==> flow/design.v <==
module ALU(
    input [7:0] reg_data_A,      
    input [7:0] reg_data_B,
    input [3:0] ALU_Sel,
    output reg [3:0] NZVC,   
    output reg [7:0] Result
);
    reg [8:0] temp;   
	localparam ADD = 4'd0, SUB = 4'd1,
			LAND= 4'd2, LOR = 4'd3,
			BAND= 4'd4, BOR = 4'd5, XOR = 4'd6,
			INC = 4'd7, DEC = 4'd8;
	always @* begin
        {Result, temp, NZVC} = {8'b0, 9'b0, 4'b0};
        case(ALU_Sel)
            ADD: temp = {1'b0, reg_data_A} + {1'b0, reg_data_B};                         
            SUB: temp = {1'b0, reg_data_A} - {1'b0, reg_data_B};            				  
            LAND: Result = reg_data_A != 0 && reg_data_B != 0 ? 8'h01 : 8'h00;           
            LOR: Result = reg_data_A != 0 || reg_data_B != 0 ? 8'h01 : 8'h00;             
            BAND: Result = reg_data_A & reg_data_B;            									 
            BOR: Result = reg_data_A | reg_data_B;                                        
            XOR: Result = reg_data_A ^ reg_data_B;                                        
            INC: temp = {1'b0, reg_data_A} + 9'b1;                                        
            DEC: temp = {1'b0, reg_data_A} - 9'b1;                                       
        endcase
		if (ALU_Sel==ADD || ALU_Sel==SUB || ALU_Sel==INC || ALU_Sel==DEC)
				Result = temp[7:0];
		NZVC[3] = Result[7];                  
        NZVC[2] = ~|Result;                   
        if (ALU_Sel==ADD || ALU_Sel==INC) begin
            NZVC[1] = (reg_data_A[7]^Result[7]) & ~(reg_data_A[7]^reg_data_B[7]);  
            NZVC[0] = temp[8];                                                     
        end
        else if (ALU_Sel==SUB || ALU_Sel==DEC) begin
            NZVC[1] = (reg_data_A[7]^Result[7]) &  (reg_data_A[7]^reg_data_B[7]);  
            NZVC[0] = temp[8];                                                     
        end
    end
endmodule
module register_file(
    input clk,
    input reset,
    input [3:0] read_addr_A,
    input [3:0] read_addr_B,
    input [3:0] write_addr,
    input [7:0] write_data,
    input write_enable,
    output [7:0] read_data_A,
    output [7:0] read_data_B
);
    reg [7:0] registers [0:15];
    integer i;
    always @(posedge clk) begin
        if (!reset) begin
            for (i = 0; i < 16; i = i + 1) begin
                registers[i] <= 8'h00;
            end
        end else if (write_enable) begin
            registers[write_addr] <= write_data;
        end
    end
    assign read_data_A = registers[read_addr_A];
    assign read_data_B = registers[read_addr_B];   
endmodule
module data_path (
    input  logic        clk,
    input  logic        reset,
    input  logic        IR_Load,
    input  logic        MAR_Load,
    input  logic        PC_Load,
    input  logic        PC_Inc,
    input  logic        CCR_Load,
    input  logic [1:0]  Bus1_Sel,
    input  logic [2:0]  Bus2_Sel,
    input  logic        addr_sel,         
	 input  logic [3:0]  ALU_Sel,
    input  logic [7:0]  from_memory,
    input  logic [7:0]  alu_result,
    input  logic [7:0]  reg_data_A,
    input  logic [7:0]  reg_data_B,
    input  logic [3:0]  NZVC,
    input  logic [7:0]  immediate_value, 
    input  logic [7:0]  address_value, 
    output logic [7:0]  address,
    output logic [7:0]  to_memory,
    output logic [7:0]  bus2_data,        
    output logic [3:0]  CCR_Result,
    output logic [7:0]  IR                
);
    logic [7:0] PC, MAR, IR_reg;
    logic [3:0] CCR;
	 logic [7:0] BUS1;
	 logic [7:0] BUS2;
    assign BUS1 = (Bus1_Sel == 2'd0) ? PC         :
                       (Bus1_Sel == 2'd1) ? reg_data_A :
                                           reg_data_B;
    assign BUS2 = (Bus2_Sel == 3'd0) ? alu_result     :
                       (Bus2_Sel == 3'd1) ? BUS1           :
                       (Bus2_Sel == 3'd2) ? from_memory    :
                       (Bus2_Sel == 3'd3) ? immediate_value:  
                       (Bus2_Sel == 3'd4) ? address_value  : 8'h00;
    assign bus2_data = BUS2;  
    always_ff @(posedge clk or negedge reset) begin
        if (!reset) begin
            PC      <= 8'h00;
            MAR     <= 8'h00;
            IR_reg  <= 8'h00;
            CCR     <= 4'h0;
        end
        else begin
            if (IR_Load) IR_reg <= BUS2;
            if (MAR_Load) MAR   <= BUS2;
            if (PC_Load)        PC <= BUS2;
            else if (PC_Inc)    PC <= PC + 1;
            if (CCR_Load)       CCR <= NZVC;
        end
    end
    assign IR       = IR_reg;
    assign address  = (addr_sel) ? MAR : PC;   
    assign to_memory= BUS1;
    assign CCR_Result = CCR;
endmodule
module control_unit (
    input logic clk,
    input logic reset,
    input logic [7:0] IR,
    input logic [7:0] from_memory,
    input logic [3:0] CCR_Result,
    output logic IR_Load,
    output logic MAR_Load,
    output logic PC_Load,
    output logic PC_Inc,
    output logic [3:0] reg_read_addr_A,
    output logic [3:0] reg_read_addr_B,
    output logic [3:0] reg_write_addr,
    output logic reg_write_enable,
    output logic [3:0] ALU_Sel,
    output logic CCR_Load,
    output logic [2:0] Bus2_Sel,
    output logic [1:0] Bus1_Sel,
    output logic ALU_B_Sel,
    output logic write,
    output logic [7:0] immediate_out,
    output logic [7:0] address_out,
    output logic addr_sel
);
    typedef enum logic [2:0] {
        FETCH, DECODE, EXECUTE, LOADSTORE, DATA, BRANCH
    } state_t;
    state_t state, next;
    logic [3:0] cycle_count;
    logic [7:0] reg_operand_1, reg_operand_2;
    logic LoadStoreOP, DataOP, BranchOP;
    always_ff @(posedge clk) begin
        if (state==FETCH && cycle_count==3) reg_operand_1 <= from_memory;  
        if (state==FETCH && cycle_count==5) reg_operand_2 <= from_memory;  
    end
    assign immediate_out = (IR[7:4]==4'h2) ? reg_operand_1 : reg_operand_2;
    assign address_out   = reg_operand_2;
    always_ff @(posedge clk or negedge reset) begin
        if (!reset) begin
            state <= FETCH;
            cycle_count <= 4'd0;
        end else if (state != next) begin
				 state <= next;
				 cycle_count <= 4'd0;
			end else
				 cycle_count <= cycle_count + 4'd1;
	 end
    always_comb begin
        next = state;
        unique case (state)
            FETCH: if (cycle_count==4'd5)
                        next = DECODE;
            DECODE: next = EXECUTE;
            EXECUTE: case(IR[7:4])
                          4'h8 : next = LOADSTORE;
                          4'h9 : next = DATA;
                          4'hA : next = LOADSTORE;
                          4'h2 : next = BRANCH;
                          default : next = FETCH;
                       endcase
            LOADSTORE: if ( (IR==8'h80) || cycle_count==3'd2)
							next = FETCH;
            DATA:      if (cycle_count==3'd0)
                            next = FETCH;
            BRANCH:    if (cycle_count==3'd1)
                            next = FETCH;
            default:   next = FETCH;
        endcase
    end
    typedef logic [24:0] ctrl_t;   
	 ctrl_t ctrl;
    function automatic ctrl_t CTL (
        input logic         a_sel, b_sel, wr, ccr_load, reg_we,
        input logic [3:0]   alu, reg_wa,
        input logic [1:0]   b1,
        input logic [2:0]   b2,
        input logic         pc_inc, pc_load, mar_load, ir_load
    );
        CTL = {a_sel, b_sel, wr, ccr_load, reg_we,
                alu, reg_wa, b1, b2, pc_inc, pc_load,
                mar_load, ir_load};
    endfunction
    localparam ctrl_t
        C_NOP  = CTL(1'b0,1'b0,1'b0,1'b0,1'b0, 4'd0,4'd0, 2'd0,3'd0, 1'b0,1'b0,1'b0,1'b0),
        CF0    = CTL(1'b0,1'b0,1'b0,1'b0,1'b0, 4'd0,4'd0, 2'd0,3'b001, 1'b0,1'b0,1'b1,1'b0),
        CF1    = CTL(1'b0,1'b0,1'b0,1'b0,1'b0, 4'd0,4'd0, 2'd0,3'b010, 1'b1,1'b0,1'b0,1'b1),
        CF2    = CF0,
        CF3    = CTL(1'b0,1'b0,1'b0,1'b0,1'b0, 4'd0,4'd0, 2'd0,3'b010, 1'b1,1'b0,1'b0,1'b0),
        CF4    = CF0,
        CF5    = CF3;
    function automatic ctrl_t INC_and_DEC (input logic inc, input logic [3:0] r);
        INC_and_DEC = CTL(1'b1, 1'b0,           
                   1'b1, 1'b1, 1'b1,         
                   inc ? 4'd7 : 4'd8,   
                   r,
                   2'd1, 3'd0,      
                   1'b0,1'b0,1'b0,1'b0);
    endfunction
    function automatic ctrl_t decode(
        input state_t       state,
        input logic [2:0]   cycle_count,
        input logic [7:0]   ir
    );
        ctrl_t c;
        logic [3:0] alu;
        logic pc_load;
        c = C_NOP;
         unique case (state)
            FETCH: case (cycle_count)
                    4'd0: c = CF0;
                    4'd1: c = CF1;
                    4'd2: c = CF2;
                    4'd3: c = CF3;
                    4'd4: c = CF4;
                    4'd5: c = CF5;
                endcase
            LOADSTORE: begin
                if ((ir==8'h80) && (cycle_count==3'b0)) begin               
                    c = CTL(1'b0,1'b0,1'b0,1'b0,1'b1, 4'd0, reg_operand_1[3:0], 2'd0,3'b011,1'b0,1'b0,1'b0,1'b0);
                end
                else if ((ir[7:4]==4'hA) && (cycle_count==3'b0)) begin      
                    c = CTL(1'b0,1'b0,1'b0,1'b0,1'b0, 4'd0,4'd0, 2'd0,3'b001, 1'b0,1'b0,1'b1,1'b0);
                end
                else if ((ir[7:4]==4'hA) && (cycle_count==3'd2)) begin                  
                    c = INC_and_DEC(ir==8'hA0, reg_operand_1[3:0]);
                end
            end
            DATA: if (cycle_count==4'd0) begin
                case (ir[2:0])
                    3'b000: alu = 4'd0;    
                    3'b001: alu = 4'd1;    
                    3'b010: alu = 4'd4;    
                    3'b011: alu = 4'd5;    
                    3'b100: alu = 4'd6;    
                    default: alu = 4'd0;
                endcase
                c = CTL(1'b0,1'b0,1'b0,1'b1,1'b1, alu, reg_operand_1[3:0], 2'd1, 3'd0, 1'b0,1'b0,1'b0,1'b0);
            end
            BRANCH: begin
                if (cycle_count==4'd0)
                    c = CTL(1'b1,1'b1,1'b0,1'b0,1'b0, 4'd0,4'd0, 2'd0,3'd0, 1'b0,1'b0,1'b0,1'b0);
                if (cycle_count==4'd1) begin
                    case (ir[2:0])
                        3'b000: pc_load = 1'b1;               
                        3'b011: pc_load = ~CCR_Result[2];     
                        3'b100: pc_load =  CCR_Result[2];     
                        default: pc_load = 1'b0;
                    endcase
                    c = CTL(1'b0,1'b0,1'b0,1'b0,1'b0, 4'd0,4'd0, 2'd0,3'd0, 1'b0, pc_load, 1'b0,1'b0);
                end
            end
            DECODE: ;
            EXECUTE: ;
            default: ;
        endcase
        decode = c;
    endfunction
    always_comb ctrl = decode(state, cycle_count, IR);
    assign { addr_sel, ALU_B_Sel, write, CCR_Load, reg_write_enable,
             ALU_Sel,
             reg_write_addr,
             Bus1_Sel, Bus2_Sel,
             PC_Inc, PC_Load, MAR_Load, IR_Load } = ctrl;
    assign reg_read_addr_A = (state==DATA || (state==LOADSTORE && IR[7:4]==4'hA)) ? reg_operand_1[3:0] : 4'd0;
    assign reg_read_addr_B = (state==DATA) ? reg_operand_2[3:0] : 4'd0;
endmodule
module cpu(
    input clk,
    input reset,
    output [7:0] address,
    input [7:0] from_memory,
    output write,
    output [7:0] to_memory
);
    wire        IR_Load;
    wire [7:0]  IR;
    wire        MAR_Load;
    wire        PC_Load;
    wire        PC_Inc;
    wire [3:0]  ALU_Sel;
    wire [3:0]  CCR_Result;
    wire        CCR_Load;
    wire [2:0]  Bus2_Sel;
    wire [1:0]  Bus1_Sel;
    wire [7:0]  immediate_value;
    wire [7:0]  address_value;
    wire        ALU_B_Sel;
    wire        addr_sel;        
    wire [3:0] reg_read_addr_A, reg_read_addr_B, reg_write_addr;
    wire [7:0] reg_read_data_A, reg_read_data_B, reg_write_data;
    wire reg_write_enable;
    wire [7:0] alu_result;
    wire [3:0] NZVC;
    control_unit control_unit1 (
        .clk(clk),
        .reset(reset),
        .IR_Load(IR_Load),
        .IR(IR),
        .MAR_Load(MAR_Load),
        .PC_Load(PC_Load),
        .PC_Inc(PC_Inc),
        .reg_read_addr_A(reg_read_addr_A),
        .reg_read_addr_B(reg_read_addr_B),
        .reg_write_addr(reg_write_addr),
        .reg_write_enable(reg_write_enable),
        .ALU_Sel(ALU_Sel),
        .CCR_Result(CCR_Result),
        .CCR_Load(CCR_Load),
        .Bus2_Sel(Bus2_Sel),
        .Bus1_Sel(Bus1_Sel),
        .ALU_B_Sel(ALU_B_Sel),
        .write(write),
        .from_memory(from_memory),
        .immediate_out(immediate_value),
        .address_out(address_value),
        .addr_sel(addr_sel)
    );
    data_path data_path1 (
        .clk(clk),
        .reset(reset),
        .IR_Load(IR_Load),
        .IR(IR),
        .MAR_Load(MAR_Load),
        .address(address),
        .PC_Load(PC_Load),
        .PC_Inc(PC_Inc),
        .ALU_Sel(ALU_Sel),
        .CCR_Result(CCR_Result),
        .CCR_Load(CCR_Load),
        .Bus2_Sel(Bus2_Sel),
        .Bus1_Sel(Bus1_Sel),
        .from_memory(from_memory),
        .to_memory(to_memory),
        .bus2_data(reg_write_data),
        .alu_result(alu_result),
        .reg_data_A(reg_read_data_A),
        .reg_data_B(reg_read_data_B),
        .NZVC(NZVC),
        .immediate_value(immediate_value),
        .address_value(address_value),
        .addr_sel(addr_sel)
    );
    register_file reg_file (
        .clk(clk),
        .reset(reset),
        .read_addr_A(reg_read_addr_A),
        .read_addr_B(reg_read_addr_B),
        .write_addr(reg_write_addr),
        .write_data(reg_write_data),
        .write_enable(reg_write_enable),
        .read_data_A(reg_read_data_A),
        .read_data_B(reg_read_data_B)
    );
    ALU alu1 (
        .reg_data_A(reg_read_data_A),
        .reg_data_B(reg_read_data_B),
        .ALU_Sel(ALU_Sel),
        .NZVC(NZVC),
        .Result(alu_result)
    );
endmodule
Memo
Re: synthesis data of cpu

Step by step through the tools: cpu
Module cpu before and after one edit of its RTL, step after step.
"orig" refers to lines of the RTL above, "edited" to lines of the edited file.
"change" is "edited" less "orig", of the values as shown; "rel_change_pct" is that difference over "orig", in percent.
Operators carry their Yosys type and port widths (W data, S select, Z words).
{ "design": {"top_module": "cpu", "clk_port": "clk", "library": "sky130hd", "corner": "tt_025C_1v80"} }

Diff
The edit as a unified diff against the file above.
A script made this edit. It changes what the design does and was not meant as an optimisation.
begin of diff
@@ -60,5 +60,7 @@
         end
     end
-    assign read_data_A = registers[read_addr_A];
+    reg [7:0] read_data_A_ff;
+    always @(posedge clk) read_data_A_ff <= registers[read_addr_A];
+    assign read_data_A = read_data_A_ff;
     assign read_data_B = registers[read_addr_B];   
 endmodule
end of diff

Word-level counts
Counts by Yosys on the flattened word-level netlist (proc, flatten, opt, wreduce; memories kept). Register bits leave out memories and registers merged into their read ports (data or address). Print and check cells are left out. Cells with the same type and inputs are merged into one.
Yosys's memory passes give these memory sizes; they may raise the number of words (mostly to a power of two), join words into wider ones and drop unused or constant bits.
{ "classes": {"columns": ["item", "orig", "edited", "change", "rel_change_pct"], "rows": [
  ["reduce_and_logical", 30, 30, 0, 0.00],
  ["add_sub_neg", 6, 6, 0, 0.00],
  ["mux", 47, 47, 0, 0.00],
  ["eq_ne", 38, 38, 0, 0.00],
  ["n_logic", 9, 9, 0, 0.00]
]} }
{ "op_table": {"columns": ["operator", "orig", "edited", "change", "rel_change_pct"], "rows": [
  ["$mux W8", 14, 14, 0, 0.00],
  ["$mux W1", 9, 9, 0, 0.00],
  ["$eq A3 B2 Y1 const B", 8, 8, 0, 0.00],
  ["$logic_or A1 B1 Y1", 8, 8, 0, 0.00],
  ["$logic_and A1 B1 Y1", 7, 7, 0, 0.00],
  ["$eq A3 B3 Y1 const B", 6, 6, 0, 0.00],
  ["$mux W4", 6, 6, 0, 0.00],
  ["$eq A4 B2 Y1 const B", 5, 5, 0, 0.00],
  ["$eq A4 B3 Y1 const B", 5, 5, 0, 0.00],
  ["$mux W22", 5, 5, 0, 0.00],
  ["$eq A3 B1 Y1 const B", 4, 4, 0, 0.00],
  ["$eq A4 B4 Y1 const B", 4, 4, 0, 0.00],
  ["$logic_not A3 Y1", 4, 4, 0, 0.00],
  ["$mux W3", 4, 4, 0, 0.00],
  ["$and A1 B1 Y1", 2, 2, 0, 0.00],
  ["$eq A4 B1 Y1 const B", 2, 2, 0, 0.00],
  ["$eq A8 B8 Y1 const B", 2, 2, 0, 0.00],
  ["$logic_not A4 Y1", 2, 2, 0, 0.00],
  ["$not A1 Y1", 2, 2, 0, 0.00],
  ["$reduce_bool A8 Y1", 2, 2, 0, 0.00],
  ["$reduce_or A2 Y1", 2, 2, 0, 0.00],
  ["$xor A1 B1 Y1", 2, 2, 0, 0.00],
  ["$add A4 B1 Y4 const B", 1, 1, 0, 0.00],
  ["$add A8 B1 Y8 const B", 1, 1, 0, 0.00],
  ["$add A8 B1 Y9 const B", 1, 1, 0, 0.00],
  ["$add A8 B8 Y9", 1, 1, 0, 0.00],
  ["$and A8 B8 Y8", 1, 1, 0, 0.00],
  ["$eq A2 B1 Y1 const B", 1, 1, 0, 0.00]
]} }
Not every row of either side is listed.
{ "word_totals": {"columns": ["item", "orig", "edited", "change", "rel_change_pct"], "rows": [
  ["input_bits", 10, 10, 0, 0.00],
  ["reg_bits", 50, 50, 0, 0.00],
  ["elab_cells", 139, 139, 0, 0.00],
  ["memories", 1, 1, 0, 0.00],
  ["mem_bits_rw", 128, 128, 0, 0.00]
]} }

Depth
Yosys ltp: most cells in a row. Word level: on the elaborated netlist, between registers, memories and ports. Mapped: between sequential cells and ports; inverters and the memories' decode and read muxes count.
{ "logic_depth": {"columns": ["item", "orig", "edited", "change", "rel_change_pct"], "rows": [
  ["ltp_word", 15, 15, 0, 0.00],
  ["abc_area", "0", "0", null, null],
  ["depth_mapped", 25, 26, 1, 4.00],
  ["depth_no_buf", 20, 20, 0, 0.00]
]} }

Synthesis result
Source: synth_stat.txt of the flow (Yosys; design flattened, memories mapped). It holds for the ABC_AREA given above (unset counts as 0); a run with the other value may have another netlist.
{ "by_type": {"columns": ["type", "orig", "edited", "change", "rel_change_pct"], "rows": [
  ["sky130_fd_sc_hd__nand3_1", 22, 36, 14, 63.64],
  ["sky130_fd_sc_hd__buf_2", 24, 11, -13, -54.17],
  ["sky130_fd_sc_hd__a211oi_1", 20, 8, -12, -60.00],
  ["sky130_fd_sc_hd__o221ai_1", 15, 3, -12, -80.00],
  ["sky130_fd_sc_hd__o211ai_1", 16, 5, -11, -68.75],
  ["sky130_fd_sc_hd__mux4_2", 26, 36, 10, 38.46],
  ["sky130_fd_sc_hd__a21oi_2", 11, 1, -10, -90.91],
  ["sky130_fd_sc_hd__nor3_2", 0, 10, 10, null],
  ["sky130_fd_sc_hd__o22ai_1", 13, 5, -8, -61.54],
  ["sky130_fd_sc_hd__dfxtp_1", 0, 8, 8, null],
  ["sky130_fd_sc_hd__nand4_1", 1, 8, 7, 700.00],
  ["sky130_fd_sc_hd__a21oi_1", 53, 47, -6, -11.32],
  ["sky130_fd_sc_hd__clkbuf_1", 28, 34, 6, 21.43],
  ["sky130_fd_sc_hd__nor3_1", 12, 18, 6, 50.00],
  ["sky130_fd_sc_hd__buf_4", 9, 3, -6, -66.67],
  ["sky130_fd_sc_hd__nand3b_1", 7, 1, -6, -85.71],
  ["sky130_fd_sc_hd__mux2_2", 26, 31, 5, 19.23],
  ["sky130_fd_sc_hd__o21a_1", 5, 10, 5, 100.00]
]} }
Not every row of either side is listed.
{ "mapped": {"columns": ["item", "orig", "edited", "change", "rel_change_pct"], "rows": [
  ["flip_flops", 176, 184, 8, 4.55],
  ["cells", 1031, 1023, -8, -0.78],
  ["mapped_area_mm2", 0.0108879, 0.0111157, 0.0002278, 2.09]
]} }
By module: a second synthesis without flattening, with its own total; a netlist apart from the flattened one above.
{ "hier_totals": {"columns": ["item", "orig", "edited", "change", "rel_change_pct"], "rows": [
  ["cells_unflattened", 986, 994, 8, 0.81],
  ["hier_area_mm2", 0.0117813, 0.0119415, 0.0001602, 1.36]
]} }
Rows give one instance, submodules left out.
{ "by_module_orig": {"columns": ["mod", "instances", "area_mm2", "cells"], "rows": [
  ["register_file", 1, 0.0069304, 445],
  ["data_path", 1, 0.0018017, 165],
  ["ALU", 1, 0.0015352, 235],
  ["control_unit", 1, 0.001514, 141],
  ["cpu", 1, 0, 0]
]} }
{ "by_module_edited": {"columns": ["mod", "instances", "area_mm2", "cells"], "rows": [
  ["register_file", 1, 0.0070906, 453],
  ["data_path", 1, 0.0018017, 165],
  ["ALU", 1, 0.0015352, 235],
  ["control_unit", 1, 0.001514, 141],
  ["cpu", 1, 0, 0]
]} }

Path before layout
Path of least setup slack by OpenSTA after synthesis, without wires, with an ideal clock, recovery checks aside; 20% of the period is set as input and as output delay. Where synthesis merged equal registers, the netlist keeps one of their names.
{ "synth_path": {"columns": ["item", "orig", "edited", "change", "rel_change_pct"], "rows": [
  ["path_type", "register to register", "register to register", null, null],
  ["from", "register control_unit1.state[0]", "register control_unit1.reg_operand_2[0]", null, null],
  ["to", "memory reg_file.registers[11][7]", "memory reg_file.registers[6][7]", null, null],
  ["path_stages", 22, 22, 0, 0.00],
  ["setup_slack_ns", 2.087, 1.159, -0.928, null],
  ["required_time_ns", 6.734, 6.726, -0.008, -0.12],
  ["clock_period_ns", 7.0, 7.0, 0.0, 0.00],
  ["arrival_ns", 4.647, 5.567, 0.920, 19.80],
  ["path_buffers", 3, 5, 2, 66.67],
  ["path_delay_ns", 4.913, 5.841, 0.928, 18.89],
  ["t_first_pin_ns", 0.000, 0.000, 0.000, null],
  ["synth_period_reached_ns", 4.913, 5.841, 0.928, 18.89]
]} }
"path_delay_ns" = arrival - input delay + setup time.
"path_stages": output pins that drive a net of the path, with the launching flip-flop's if there is one; two outputs of one cell count as two.
"synth_period_reached_ns" = period - worst setup slack (recovery checks aside). The figure is calculated, with input and output delays left at 20% of the set period.
{ "synth_via_orig": {"cell_sequence": "sky130_fd_sc_hd__dfrtp_1 sky130_fd_sc_hd__buf_2 sky130_fd_sc_hd__nor4bb_1 sky130_fd_sc_hd__buf_4 sky130_fd_sc_hd__mux2_2 sky130_fd_sc_hd__a221oi_1 sky130_fd_sc_hd__a22oi_2 sky130_fd_sc_hd__inv_2 sky130_fd_sc_hd__ha_1 sky130_fd_sc_hd__a221oi_1 sky130_fd_sc_hd__ha_1 sky130_fd_sc_hd__nor2b_1 sky130_fd_sc_hd__o2111ai_1 sky130_fd_sc_hd__nand3_1 sky130_fd_sc_hd__o41ai_1 sky130_fd_sc_hd__nor3_1 sky130_fd_sc_hd__mux2i_1 sky130_fd_sc_hd__a22oi_1 sky130_fd_sc_hd__a22o_1 sky130_fd_sc_hd__o21ai_4 sky130_fd_sc_hd__buf_6 sky130_fd_sc_hd__a21oi_2"} }
{ "synth_lines_orig": {"columns": ["item", "line", "source"], "rows": [
  ["start, declared", 150, "state_t state, next;"],
  ["start, assigned", 162, "state <= FETCH;"],
  ["start, assigned", 165, "state <= next;"],
  ["end, declared", 51, "reg [7:0] registers [0:15];"]
]} }
orig: No chain of elaborated cells between the ends is given.
{ "synth_via_edited": {"cell_sequence": "sky130_fd_sc_hd__edfxtp_1 sky130_fd_sc_hd__buf_2 sky130_fd_sc_hd__clkbuf_8 sky130_fd_sc_hd__clkbuf_1 sky130_fd_sc_hd__mux4_1 sky130_fd_sc_hd__a311oi_1 sky130_fd_sc_hd__nand3_2 sky130_fd_sc_hd__o311ai_0 sky130_fd_sc_hd__o41ai_1 sky130_fd_sc_hd__a221oi_1 sky130_fd_sc_hd__ha_1 sky130_fd_sc_hd__o21a_1 sky130_fd_sc_hd__nor2_1 sky130_fd_sc_hd__mux2_2 sky130_fd_sc_hd__and3_1 sky130_fd_sc_hd__dlygate4sd3_1 sky130_fd_sc_hd__o211ai_1 sky130_fd_sc_hd__o311ai_0 sky130_fd_sc_hd__or4_4 sky130_fd_sc_hd__a21oi_4 sky130_fd_sc_hd__buf_6 sky130_fd_sc_hd__nor3_2"} }
{ "synth_lines_edited": {"columns": ["item", "line", "source"], "rows": [
  ["start, declared", 154, "logic [7:0] reg_operand_1, reg_operand_2;"],
  ["start, assigned", 158, "if (state==FETCH && cycle_count==5) reg_operand_2 <= from_memory;"],
  ["end, declared", 51, "reg [7:0] registers [0:15];"]
]} }
edited: No chain of elaborated cells between the ends is given.

Path in the finished layout
Path of least setup slack in the final report of each run of pair A (OpenROAD, finished layout, wires in). Where an end is a register, its clock arrival counts in the times.
{ "layout_path": {"columns": ["item", "orig", "edited", "change", "rel_change_pct"], "rows": [
  ["path_type", "register to register", "register to register", null, null],
  ["from", "register control_unit1.state[2]", "register control_unit1.reg_operand_2[1]", null, null],
  ["to", "memory reg_file.registers[1][7]", "memory reg_file.registers[1][7]", null, null],
  ["required_time_ns", 6.40, 6.41, 0.01, 0.16],
  ["setup_slack_ns", 0.37, 0.44, 0.07, null],
  ["t_first_pin_ns", 0.43, 0.43, 0.00, 0.00],
  ["arrival_ns", 6.03, 5.98, -0.05, -0.83],
  ["clock_period_ns", 6.25, 6.25, 0.00, 0.00],
  ["path_buffers", 2, 2, 0, 0.00],
  ["path_stages", 21, 21, 0, 0.00]
]} }
{ "layout_via_orig": {"cell_sequence": "sky130_fd_sc_hd__dfrtp_1 sky130_fd_sc_hd__nand4bb_2 sky130_fd_sc_hd__buf_4 sky130_fd_sc_hd__a221oi_1 sky130_fd_sc_hd__a211o_1 sky130_fd_sc_hd__a22oi_2 sky130_fd_sc_hd__inv_2 sky130_fd_sc_hd__ha_1 sky130_fd_sc_hd__a221oi_1 sky130_fd_sc_hd__ha_1 sky130_fd_sc_hd__nor2b_1 sky130_fd_sc_hd__o2111ai_1 sky130_fd_sc_hd__nand3_1 sky130_fd_sc_hd__o41ai_1 sky130_fd_sc_hd__nor3_1 sky130_fd_sc_hd__mux2i_1 sky130_fd_sc_hd__a22oi_1 sky130_fd_sc_hd__a22o_1 sky130_fd_sc_hd__o21ai_4 sky130_fd_sc_hd__buf_4 sky130_fd_sc_hd__a21oi_1"} }
{ "layout_lines_orig": {"columns": ["item", "line", "source"], "rows": [
  ["start, declared", 150, "state_t state, next;"],
  ["start, assigned", 162, "state <= FETCH;"],
  ["start, assigned", 165, "state <= next;"],
  ["end, declared", 51, "reg [7:0] registers [0:15];"]
]} }
orig: No chain of elaborated cells between the ends is given.
{ "layout_via_edited": {"cell_sequence": "sky130_fd_sc_hd__edfxtp_1 sky130_fd_sc_hd__mux4_2 sky130_fd_sc_hd__o21ai_1 sky130_fd_sc_hd__a2bb2oi_1 sky130_fd_sc_hd__a311oi_1 sky130_fd_sc_hd__buf_4 sky130_fd_sc_hd__nand3_2 sky130_fd_sc_hd__o311ai_0 sky130_fd_sc_hd__o41ai_1 sky130_fd_sc_hd__a221oi_1 sky130_fd_sc_hd__ha_1 sky130_fd_sc_hd__o21a_1 sky130_fd_sc_hd__nor2_1 sky130_fd_sc_hd__mux2_2 sky130_fd_sc_hd__and3_1 sky130_fd_sc_hd__o211ai_1 sky130_fd_sc_hd__o311ai_0 sky130_fd_sc_hd__or4_4 sky130_fd_sc_hd__a21oi_4 sky130_fd_sc_hd__buf_4 sky130_fd_sc_hd__nor3_1"} }
{ "layout_lines_edited": {"columns": ["item", "line", "source"], "rows": [
  ["start, declared", 154, "logic [7:0] reg_operand_1, reg_operand_2;"],
  ["start, assigned", 158, "if (state==FETCH && cycle_count==5) reg_operand_2 <= from_memory;"],
  ["end, declared", 51, "reg [7:0] registers [0:15];"]
]} }
edited: No chain of elaborated cells between the ends is given.

Measured runs
Runs of the flow (Yosys, OpenROAD) on both versions; the two runs of a pair have the same settings. The constraints put input and output delay at 20% of the set period each and load the outputs with 0.01 pF.
{ "settings_pair_A": {"CORE_UTILIZATION": 40, "period_ns": 6.25, "CAP_MARGIN": 20, "CORE_MARGIN": 2, "SLEW_MARGIN": 20} }
{ "measured_pair_A": {"columns": ["item", "orig", "edited", "change", "rel_change_pct"], "rows": [
  ["synth_chip_area_mm2", 0.0108879, 0.0111157, 0.0002278, 2.09],
  ["final_hold_ws_ns", 0.499, 0.478, -0.021, null],
  ["final_die_area_mm2", 0.0285559, 0.0291385, 0.0005826, 2.04],
  ["setupTns_ns", 0.000, 0.000, 0.000, null],
  ["final_util_frac", 0.449, 0.447, -0.002, null],
  ["period_less_ws_ns", 5.880, 5.812, -0.068, -1.16],
  ["total_power_w", 0.006017, 0.005602, -0.000415, -6.90],
  ["setup_ws_ns", 0.370, 0.438, 0.068, null]
]} }
{ "settings_pair_B": {"CELL_PAD_IN_SITES_DETAIL_PLACEMENT": 2, "CORE_UTILIZATION": 23, "CTS_CLUSTER_DIAMETER": 280, "GPL_TIMING_DRIVEN": 1, "MAX_ROUTING_LAYER": "met4", "SETUP_SLACK_MARGIN": 0.53, "SLEW_MARGIN": 10, "TNS_END_PERCENT": 100, "period_ns": 11.1, "CAP_MARGIN": 20, "CORE_MARGIN": 2} }
{ "measured_pair_B": {"columns": ["item", "orig", "edited", "change", "rel_change_pct"], "rows": [
  ["synth_chip_area_mm2", 0.0108879, 0.0111157, 0.0002278, 2.09],
  ["final_hold_ws_ns", 0.497, 0.474, -0.023, null],
  ["final_die_area_mm2", 0.0490955, 0.0501043, 0.0010088, 2.05],
  ["setupTns_ns", 0.000, 0.000, 0.000, null],
  ["final_util_frac", 0.261, 0.262, 0.001, null],
  ["period_less_ws_ns", 7.645, 6.842, -0.803, -10.50],
  ["total_power_w", 0.003441, 0.003263, -0.000178, -5.17],
  ["setup_ws_ns", 3.455, 4.258, 0.803, null]
]} }
"period_less_ws_ns" is the run's clock period less its worst setup slack. It is reckoned from that one timing run; input and output delays stay at 20% of the period that was set.
"total_power_w" rests on the timing tool's default activity at the inputs, not on a simulated workload.
